==> flow/design.v <==
`timescale 1ns / 1ps
module accelerator (
    input  wire clk,
    input  wire rst_n,
    input  wire in_valid,
    input  wire [31:0] in_data,
    output wire in_ready,
    output wire out_valid,
    output wire [31:0] out_data,
    input  wire out_ready
);
parameter MAX_SHAPES = 8;
parameter MAX_REGION_W = 64;
parameter MAX_REGION_H = 64;
parameter MAX_SHAPE_CELLS = 16;
function integer clog2;
    input integer value;
    integer v;
    begin
        v = value - 1;
        for (clog2 = 0; v > 0; clog2 = clog2 + 1)
            v = v >> 1;
    end
endfunction
localparam integer SHAPE_IDX_W = clog2(MAX_SHAPES + 1);
localparam ST_IDLE        = 3'd0;
localparam ST_LOAD_SHAPES = 3'd1;
localparam ST_LOAD_REGION = 3'd2;
localparam ST_OUTPUT      = 3'd3;
reg [2:0] state;
reg [15:0] num_shapes;
reg [15:0] num_regions;
reg [15:0] regions_seen;
reg [31:0] regions_that_fit;
reg [7:0] shape_num_cells [0:MAX_SHAPES-1];
reg [SHAPE_IDX_W-1:0] shape_idx;
reg [1:0] shape_substate;  
reg [7:0] cells_remaining;
reg [15:0] region_w;
reg [15:0] region_h;
reg [7:0] region_q [0:MAX_SHAPES-1];
reg [1:0] region_substate;  
integer i;
wire accept = in_valid && in_ready;
wire shape_loading_done = (shape_idx >= num_shapes);
wire region_loading_done = (regions_seen >= num_regions);
assign in_ready =
    (state == ST_IDLE)        ? 1'b1 :
    (state == ST_LOAD_SHAPES) ? !shape_loading_done :
    (state == ST_LOAD_REGION) ? !region_loading_done :
    1'b0;  
assign out_valid = (state == ST_OUTPUT);
assign out_data  = regions_that_fit;
always @(posedge clk) begin
    if (!rst_n) begin
        state <= ST_IDLE;
        num_shapes <= 16'd0;
        num_regions <= 16'd0;
        regions_seen <= 16'd0;
        regions_that_fit <= 32'd0;
        shape_idx <= {SHAPE_IDX_W{1'b0}};
        shape_substate <= 2'd0;
        cells_remaining <= 8'd0;
        region_substate <= 2'd0;
        region_w <= 16'd0;
        region_h <= 16'd0;
        for (i = 0; i < MAX_SHAPES; i = i + 1) begin
            shape_num_cells[i] <= 8'd0;
            region_q[i] <= 8'd0;
        end
    end else begin
        case (state)
            ST_IDLE: begin
                if (accept) begin
                    num_shapes <= (in_data[15:0] > MAX_SHAPES) ? MAX_SHAPES : in_data[15:0];
                    num_regions <= in_data[31:16];
                    regions_seen <= 16'd0;
                    regions_that_fit <= 32'd0;
                    shape_idx <= {SHAPE_IDX_W{1'b0}};
                    shape_substate <= 2'd0;
                    cells_remaining <= 8'd0;
                    region_substate <= 2'd0;
                    state <= ST_LOAD_SHAPES;
                end
            end
            ST_LOAD_SHAPES: begin
                if (shape_idx >= num_shapes) begin
                    region_substate <= 2'd0;
                    state <= ST_LOAD_REGION;
                end else if (accept) begin
                    case (shape_substate)
                        2'd0: begin
                            shape_num_cells[shape_idx] <= in_data[23:16];
                            cells_remaining <= in_data[23:16];
                            if (in_data[23:16] == 0) begin
                                shape_idx <= shape_idx + 1'b1;
                                shape_substate <= 2'd0;
                            end else begin
                                shape_substate <= 2'd1;
                            end
                        end
                        2'd1: begin
                            if (cells_remaining <= 8'd4) begin
                                cells_remaining <= 8'd0;
                                shape_idx <= shape_idx + 1'b1;
                                shape_substate <= 2'd0;
                            end else begin
                                cells_remaining <= cells_remaining - 8'd4;
                                shape_substate <= 2'd1;
                            end
                        end
                        default: shape_substate <= 2'd0;
                    endcase
                end
            end
            ST_LOAD_REGION: begin
                if (regions_seen >= num_regions) begin
                    state <= ST_OUTPUT;
                end else if (accept) begin
                    case (region_substate)
                        2'd0: begin
                            region_w <= in_data[15:0];
                            region_h <= in_data[31:16];
                            for (i = 0; i < MAX_SHAPES; i = i + 1) begin
                                region_q[i] <= 8'd0;
                            end
                            region_substate <= 2'd1;
                        end
                        2'd1: begin
                            region_q[0] <= in_data[7:0];
                            if (MAX_SHAPES > 1) region_q[1] <= in_data[15:8];
                            if (MAX_SHAPES > 2) region_q[2] <= in_data[23:16];
                            if (MAX_SHAPES > 3) region_q[3] <= in_data[31:24];
                            region_substate <= 2'd2;
                        end
                        2'd2: begin
                            if (MAX_SHAPES > 4) region_q[4] <= in_data[7:0];
                            if (MAX_SHAPES > 5) region_q[5] <= in_data[15:8];
                            if (MAX_SHAPES > 6) region_q[6] <= in_data[23:16];
                            if (MAX_SHAPES > 7) region_q[7] <= in_data[31:24];
                            begin : area_calc_block
                                reg [31:0] ra;
                                reg [31:0] ta;
                                integer k;
                                ra = region_w * region_h;
                                ta = 32'd0;
                                for (k = 0; (k < MAX_SHAPES) && (k < 4); k = k + 1) begin
                                    ta = ta + (shape_num_cells[k] * region_q[k]);
                                end
                                if (MAX_SHAPES > 4) ta = ta + (shape_num_cells[4] * in_data[7:0]);
                                if (MAX_SHAPES > 5) ta = ta + (shape_num_cells[5] * in_data[15:8]);
                                if (MAX_SHAPES > 6) ta = ta + (shape_num_cells[6] * in_data[23:16]);
                                if (MAX_SHAPES > 7) ta = ta + (shape_num_cells[7] * in_data[31:24]);
                                if (ta <= ra) begin
                                    regions_that_fit <= regions_that_fit + 1'b1;
                                end
                            end
                            regions_seen <= regions_seen + 1'b1;
                            region_substate <= 2'd0;
                        end
                        default: region_substate <= 2'd0;
                    endcase
                end
            end
            ST_OUTPUT: begin
                if (out_valid && out_ready) begin
                    state <= ST_IDLE;
                end
            end
            default: state <= ST_IDLE;
        endcase
    end
end
endmodule
`timescale 1ns / 1ps
module day12_top #(
    parameter MAX_REGION_W = 64,
    parameter MAX_REGION_H = 64
) (
    input  wire clk,
    input  wire rst_n,
    input  wire in_valid,
    input  wire [31:0] in_data,
    output wire in_ready,
    output wire out_valid,
    output wire [31:0] out_data,
    input  wire out_ready
);
accelerator #(
    .MAX_REGION_W(MAX_REGION_W),
    .MAX_REGION_H(MAX_REGION_H)
) accel (
    .clk(clk),
    .rst_n(rst_n),
    .in_valid(in_valid),
    .in_data(in_data),
    .in_ready(in_ready),
    .out_valid(out_valid),
    .out_data(out_data),
    .out_ready(out_ready)
);
endmodule
=== Reports on day12_top ===
What the tools print for day12_top, step after step.
Lines are those of the file above, counted from 1.
Cell names lack the library's common part.
A cell with -- has no value.

* Top module: day12_top
* Clock input: clk
* Cell library: sky130hd
* Library corner: tt_025C_1v80

=== Word level ===
Source: Yosys, flattened and elaborated. Widths are those after wreduce. Registers that Yosys merges into a memory's read port (data or address) are not register bits. Print and check cells do not count. Equal cells are merged and count once.
Yosys's memory passes give these memory sizes; they may raise the number of words (mostly to a power of two), join words into wider ones and drop unused or constant bits.

* Register bits: 163
* RAM bits: 64
* Memory cells: 1
* Input port bits: 36
* Output and inout bits: 34
* Word-level cells: 168

* Add/subtract/negate cells: 11
* Multiply operators: 9
* $lt $le $gt $ge: 5
* Equal/unequal tests: 19
* Multiplexer cells: 85
* Bitwise gates (word level): 1
* Reduce/logical cells: 22

{| class="wikitable"
|+ Memory list
! memory !! words !! width !! line !! text
|-
| accel.shape_num_cells || 8 || 8 || 35 || <nowiki>reg [7:0] shape_num_cells [0:MAX_SHAPES-1];</nowiki>
|}

{| class="wikitable"
|+ Operators by type and width
! operator !! number
|-
| 8-bit by 8-bit multiplier with 16-bit output || 8
|-
| 32-bit 2-to-1 mux || 25
|-
| 16-bit by 16-bit multiplier with 32-bit output || 1
|-
| 32-bit adder || 7
|-
| 8-bit case mux with 2-bit select || 6
|-
| 16-bit 2-to-1 mux || 5
|-
| 8-bit 2-to-1 mux || 9
|-
| 32-bit case mux with 2-bit select || 1
|-
| 32-bit by 1-bit adder with 32-bit output (second input constant) || 1
|-
| 32-bit <= comparator || 1
|-
| 16-bit case mux with 2-bit select || 1
|-
| 3-bit 2-to-1 mux || 9
|-
| 4-bit 2-to-1 mux || 5
|-
| 16-bit by 1-bit adder with 16-bit output (second input constant) || 1
|-
| 16-bit >= comparator || 1
|-
| 16-bit by 4-bit > comparator with 1-bit output (second input constant) || 1
|-
| 4-bit by 16-bit >= comparator with 1-bit output || 1
|-
| 4-bit AND reduction || 4
|-
| 4-bit case mux with 2-bit select || 2
|-
| 5-bit AND reduction || 3
|-
| 3-bit case mux with 4-bit select || 1
|-
| 2-bit case mux with 2-bit select || 3
|-
| 2-bit 2-to-1 mux || 6
|-
| 1-bit 2-to-1 mux || 11
|-
| 2-bit by 1-bit inequality test with 1-bit output (second input constant) || 5
|-
| 2-bit inequality test (second input constant) || 5
|-
| 3-bit inequality test (second input constant) || 3
|-
| 8-bit by 3-bit subtractor with 8-bit output (second input constant) || 1
|}

Not listed: further kinds 18, cells in them 25.

=== Logic depth ===
Longest topological path by Yosys (ltp), each cell counted once; first at word level (registers and memories cut), then after technology mapping (sequential cells cut; the memories' decode and read muxes count).

* Word-level depth: 34
* ABC_AREA: 1
* Depth in mapped cells: 62
* Mapped depth without buffers: 61

=== After synthesis ===
Source: synth_stat.txt of the flow (Yosys; design flattened, memories mapped). It holds for the ABC_AREA given above (unset counts as 0); a run with the other value may have another netlist.

* Standard cells after synthesis: 5,535
* Synthesis area: 40,741.6 um^2
* Sequential area: 5,225.0 um^2
* Flip-flop cells: 229
* Buffers: 250

{| class="wikitable"
|+ Cell types
! type !! number !! total area (um^2)
|-
| fa_1 || 532 || 1.07E+04
|-
| ha_1 || 506 || 6.33E+03
|-
| inv_1 || 1,386 || 5,202.49
|-
| nand2_1 || 1,279 || 4.8E+03
|-
| dfxtp_1 || 165 || 3.3E+03
|-
| edfxtp_1 || 64 || 1.92E+03
|-
| a21oi_1 || 290 || 1.45E+03
|-
| xor2_1 || 146 || 1.28E+03
|-
| nor2_1 || 311 || 1,167.37
|-
| nand3_1 || 158 || 790.758
|-
| clkbuf_1 || 200 || 750.72
|-
| o21ai_0 || 130 || 650.624
|-
| xnor2_1 || 73 || 639.363
|-
| nor3_1 || 68 || 340.326
|-
| nand4_1 || 34 || 212.704
|-
| o21bai_1 || 21 || 157.651
|-
| a22oi_1 || 19 || 142.637
|-
| buf_1 || 28 || 105.101
|}

Other cell types: 32; their cells: 125.

=== Path before layout ===
Source: OpenSTA report_checks on the synthesized netlist (no wires, ideal clock, input and output delay 20% of the period each), path of least setup slack; recovery checks are left aside. Register names are those of the netlist, which keeps one name where synthesis merged equal registers.

* Path kind: input to register
* From: in in_data[2]
* To: reg accel.regions_that_fit[23]
* Clock period: 14.5 ns
* Input delay: 2.900 ns
* Library setup time: 0.070 ns
* Launch time at the first pin: 2.900 ns
* Arrival: 12.713 ns
* Required time: 14.430 ns
* Setup slack: 1.716 ns
* Delay of the path: 9.883 ns
* Stages: 53
* Buffers on the path: 2
* Synthesis period reached: 12.784 ns

"delay of the path" = arrival - input delay + setup time.
"stages": output pins that drive a net of the path, with the launching flip-flop's if there is one; two outputs of one cell count as two.
"synthesis period reached" = period - worst setup slack (recovery checks aside). The figure is calculated, with input and output delays left at 20% of the set period.
Between the ends stands the longest chain of elaborated cells between them, by number of cells; it is not shown to be the way that was timed. Of several equally long chains one is given.
Each line given opens the expression or statement behind the cell; cells for indexed reads and writes are added by Yosys, which also makes memories of some case tables.
A register here has more assigning lines than the two given.

* Path through: clkbuf_1 -> nand2_1 -> inv_1 -> fa_1 -> inv_1 -> fa_1 -> fa_1 -> fa_1 -> inv_1 -> ha_1 -> inv_1 -> nor3_1 -> a21oi_1 -> o21ai_0 -> xor2_1 -> fa_1 -> fa_1 -> fa_1 -> [... 17 more ...] -> a21oi_1 -> nand2_1 -> xnor2_1 -> inv_1 -> ha_1 -> nand2_1 -> inv_1 -> nand3_1 -> nor3_1 -> nand3_1 -> nor4_1 -> nand3_1 -> nand2_1 -> inv_2 -> nand4_4 -> buf_2 -> nand3_1 -> a21oi_1
* Length of the longest elaborated chain: 31
* Elaborated cells on any way between the ends: 33
* Source lines of those cells: 10
* Classes of those cells: 4 x add/sub; 1 x mul; 1 x compare; 1 x eq/ne; 25 x mux; 1 x reduce/logical

{| class="wikitable"
|+ Ends and longest elaborated chain, post-synthesis
! what !! line !! text
|-
| start, declared || 183 || <nowiki>input  wire [31:0] in_data,</nowiki>
|-
| 8-bit by 8-bit multiplier with 16-bit output || 150 || <nowiki>if (MAX_SHAPES > 4) ta = ta + (shape_num_cells[4] * in_data[7:0]);</nowiki>
|-
| 32-bit adder || 150 ||
|-
| 32-bit 2-to-1 mux || 120 || <nowiki>case (region_substate)</nowiki>
|-
| 32-bit 2-to-1 mux || 119 || <nowiki>end else if (accept) begin</nowiki>
|-
| 32-bit 2-to-1 mux || 117 || <nowiki>if (regions_seen >= num_regions) begin</nowiki>
|-
| 32-bit 2-to-1 mux || 72 || <nowiki>case (state)</nowiki>
|-
| 32-bit 2-to-1 mux || 55 || <nowiki>if (!rst_n) begin</nowiki>
|-
| [... 17 more ...] || -- ||
|-
| 32-bit 2-to-1 mux || 55 ||
|-
| 32-bit <= comparator || 154 || <nowiki>if (ta <= ra) begin</nowiki>
|-
| 32-bit 2-to-1 mux || 154 ||
|-
| 32-bit 2-to-1 mux || 120 ||
|-
| 32-bit 2-to-1 mux || 119 ||
|-
| 32-bit 2-to-1 mux || 117 ||
|-
| 32-bit case mux with 2-bit select || 72 ||
|-
| end, assigned || 78 || <nowiki>regions_that_fit <= 32'd0;</nowiki>
|-
| end, assigned || 155 || <nowiki>regions_that_fit <= regions_that_fit + 1'b1;</nowiki>
|-
| end, declared || 34 || <nowiki>reg [31:0] regions_that_fit;</nowiki>
|}

=== Worst path after layout ===
Path of least setup slack in the final report of flow run A (OpenROAD, finished layout, wires in). Where an end is a register, its clock arrival counts in the times.

* Path kind: input to register
* From: in in_data[6]
* To: reg accel.regions_that_fit[26]
* Clock period: 7.98 ns
* Input delay: 1.60 ns
* Library setup time: 0.15 ns
* Launch time at the first pin: 1.60 ns
* Arrival: 11.95 ns
* Required time: 8.39 ns
* Setup slack: -3.56 ns
* Stages: 56
* Buffers on the path: 4

Between the ends stands the longest chain of elaborated cells between them, by number of cells; it is not shown to be the way that was timed. Of several equally long chains one is given.
A register here has more assigning lines than the two given.

* Path through: buf_2 -> nand2_2 -> inv_2 -> fa_1 -> fa_1 -> fa_1 -> inv_1 -> fa_1 -> inv_2 -> ha_4 -> inv_4 -> nor3_4 -> a21oi_2 -> o21ai_2 -> xor2_2 -> fa_1 -> fa_1 -> fa_1 -> [... 20 more ...] -> nand2_2 -> nand2_2 -> nand2b_4 -> xor2_1 -> ha_1 -> nand2_2 -> nor2_4 -> nand3_2 -> nor4_2 -> nand3_1 -> nand2_1 -> inv_2 -> nand4_4 -> nand2_4 -> buf_12 -> buf_16 -> nand2_1 -> a21oi_1
* Length of the longest elaborated chain: 31
* Elaborated cells on any way between the ends: 33
* Source lines of those cells: 10
* Classes of those cells: 4 x add/sub; 1 x mul; 1 x compare; 1 x eq/ne; 25 x mux; 1 x reduce/logical

{| class="wikitable"
|+ Ends and longest elaborated chain, after layout
! what !! line !! text
|-
| start, declared || 183 || <nowiki>input  wire [31:0] in_data,</nowiki>
|-
| 8-bit by 8-bit multiplier with 16-bit output || 150 || <nowiki>if (MAX_SHAPES > 4) ta = ta + (shape_num_cells[4] * in_data[7:0]);</nowiki>
|-
| 32-bit adder || 150 ||
|-
| 32-bit 2-to-1 mux || 120 || <nowiki>case (region_substate)</nowiki>
|-
| 32-bit 2-to-1 mux || 119 || <nowiki>end else if (accept) begin</nowiki>
|-
| 32-bit 2-to-1 mux || 117 || <nowiki>if (regions_seen >= num_regions) begin</nowiki>
|-
| 32-bit 2-to-1 mux || 72 || <nowiki>case (state)</nowiki>
|-
| 32-bit 2-to-1 mux || 55 || <nowiki>if (!rst_n) begin</nowiki>
|-
| [... 17 more ...] || -- ||
|-
| 32-bit 2-to-1 mux || 55 ||
|-
| 32-bit <= comparator || 154 || <nowiki>if (ta <= ra) begin</nowiki>
|-
| 32-bit 2-to-1 mux || 154 ||
|-
| 32-bit 2-to-1 mux || 120 ||
|-
| 32-bit 2-to-1 mux || 119 ||
|-
| 32-bit 2-to-1 mux || 117 ||
|-
| 32-bit case mux with 2-bit select || 72 ||
|-
| end, assigned || 78 || <nowiki>regions_that_fit <= 32'd0;</nowiki>
|-
| end, assigned || 155 || <nowiki>regions_that_fit <= regions_that_fit + 1'b1;</nowiki>
|-
| end, declared || 34 || <nowiki>reg [31:0] regions_that_fit;</nowiki>
|}

--- measured runs ---
day12_top through Yosys and OpenROAD on sky130hd: 5 stored runs, unordered, with their settings and measured results. The constraints put input and output delay at 20% of the set period each and load the outputs with 0.01 pF.
"clock period reached" is the run's clock period less its worst setup slack. It is reckoned from that one timing run; input and output delays stay at 20% of the period that was set.
By "critical path time" is meant the share of the clock period that the worst setup path is allowed (20% is reserved at inputs, 20% at outputs), minus its slack. Clock arrival times at its registers enter into it.
"power consumption" rests on the timing tool's default activity at the inputs, not on a simulated workload.

=== Flow run A ===
{| class="wikitable"
! Setting !! Value
|-
| ABC_AREA || 1
|-
| CORE_ASPECT_RATIO || 0.69
|-
| CORE_MARGIN || 5
|-
| CORE_UTILIZATION || 56
|-
| CTS_CLUSTER_DIAMETER || 91
|-
| GPL_ROUTABILITY_DRIVEN || 1
|-
| MAX_ROUTING_LAYER || met4
|-
| PLACE_DENSITY || 0.68
|-
| SETUP_SLACK_MARGIN || 0.38
|-
| period_ns || 7.98
|-
| CAP_MARGIN || 20
|-
| SLEW_MARGIN || 20
|-
! Result !! Value
|-
| Chip area after synthesis (Yosys) || 40,741.6 um^2
|-
| Overall die area || 78,340.0 um^2
|-
| Standard-cell area after layout || 47,883.4 um^2
|-
| Worst setup slack after layout || -3.559 ns
|-
| Sum of negative setup slack || -112.762 ns
|-
| Worst hold slack in the final report || 0.445 ns
|-
| Power consumption || 14,697 uW
|-
| Clock period reached || 11.539 ns
|-
| Critical path time || 9.94 ns
|-
| Critical path kind || input to register
|}

=== Flow run B ===
{| class="wikitable"
! Setting !! Value
|-
| ABC_AREA || 0
|-
| CELL_PAD_IN_SITES_DETAIL_PLACEMENT || 1
|-
| CORE_ASPECT_RATIO || 0.69
|-
| CORE_MARGIN || 5
|-
| CORE_UTILIZATION || 56
|-
| CTS_CLUSTER_DIAMETER || 91
|-
| GPL_ROUTABILITY_DRIVEN || 1
|-
| HOLD_SLACK_MARGIN || 0.08
|-
| MAX_ROUTING_LAYER || met5
|-
| PLACE_DENSITY || 0.68
|-
| SETUP_SLACK_MARGIN || 0.38
|-
| SLEW_MARGIN || 35
|-
| TNS_END_PERCENT || 55
|-
| period_ns || 7.98
|-
| CAP_MARGIN || 20
|}
Not finished: routing ended with error GRT-0232.

=== Flow run C ===
{| class="wikitable"
! Setting !! Value
|-
| ABC_AREA || 0
|-
| CELL_PAD_IN_SITES_DETAIL_PLACEMENT || 1
|-
| CORE_ASPECT_RATIO || 0.69
|-
| CORE_MARGIN || 5
|-
| CORE_UTILIZATION || 56
|-
| CTS_CLUSTER_DIAMETER || 91
|-
| GPL_ROUTABILITY_DRIVEN || 1
|-
| MAX_ROUTING_LAYER || met4
|-
| PLACE_DENSITY || 0.68
|-
| SETUP_SLACK_MARGIN || 0.38
|-
| SLEW_MARGIN || 35
|-
| TNS_END_PERCENT || 55
|-
| period_ns || 11.1
|-
| CAP_MARGIN || 20
|}
Not finished: routing ended with error ODB-0269.

=== Flow run D ===
{| class="wikitable"
! Setting !! Value
|-
| ABC_AREA || 1
|-
| CELL_PAD_IN_SITES_GLOBAL_PLACEMENT || 2
|-
| CORE_ASPECT_RATIO || 1.53
|-
| CORE_MARGIN || 9
|-
| CORE_UTILIZATION || 57
|-
| CTS_CLUSTER_SIZE || 69
|-
| GPL_TIMING_DRIVEN || 0
|-
| HOLD_SLACK_MARGIN || -0.07
|-
| PLACE_DENSITY || 0.64
|-
| SLEW_MARGIN || 35
|-
| TNS_END_PERCENT || 35
|-
| period_ns || 18.7
|-
| CAP_MARGIN || 20
|}
Not finished: placement ended with error GPL-0301.

=== Flow run E ===
{| class="wikitable"
! Setting !! Value
|-
| ABC_AREA || 0
|-
| CAP_MARGIN || 10
|-
| CELL_PAD_IN_SITES_DETAIL_PLACEMENT || 0
|-
| CELL_PAD_IN_SITES_GLOBAL_PLACEMENT || 1
|-
| CORE_ASPECT_RATIO || 1.94
|-
| CORE_MARGIN || 5
|-
| CORE_UTILIZATION || 56
|-
| CTS_CLUSTER_DIAMETER || 290
|-
| GPL_ROUTABILITY_DRIVEN || 0
|-
| HOLD_SLACK_MARGIN || 0.3
|-
| MAX_ROUTING_LAYER || met4
|-
| PLACE_DENSITY || 0.68
|-
| SETUP_SLACK_MARGIN || -0.68
|-
| SLEW_MARGIN || 35
|-
| TNS_END_PERCENT || 55
|-
| period_ns || 11.1
|-
! Result !! Value
|-
| Chip area after synthesis (Yosys) || 38,687.1 um^2
|-
| Overall die area || 74,731.0 um^2
|-
| Standard-cell area after layout || 45,062.0 um^2
|-
| Worst setup slack after layout || -2.124 ns
|-
| Sum of negative setup slack || -66.953 ns
|-
| Worst hold slack in the final report || 0.452 ns
|-
| Power consumption || 10,208 uW
|-
| Clock period reached || 13.224 ns
|-
| Critical path time || 11.00 ns
|-
| Critical path kind || input to register
|}
--- end ---
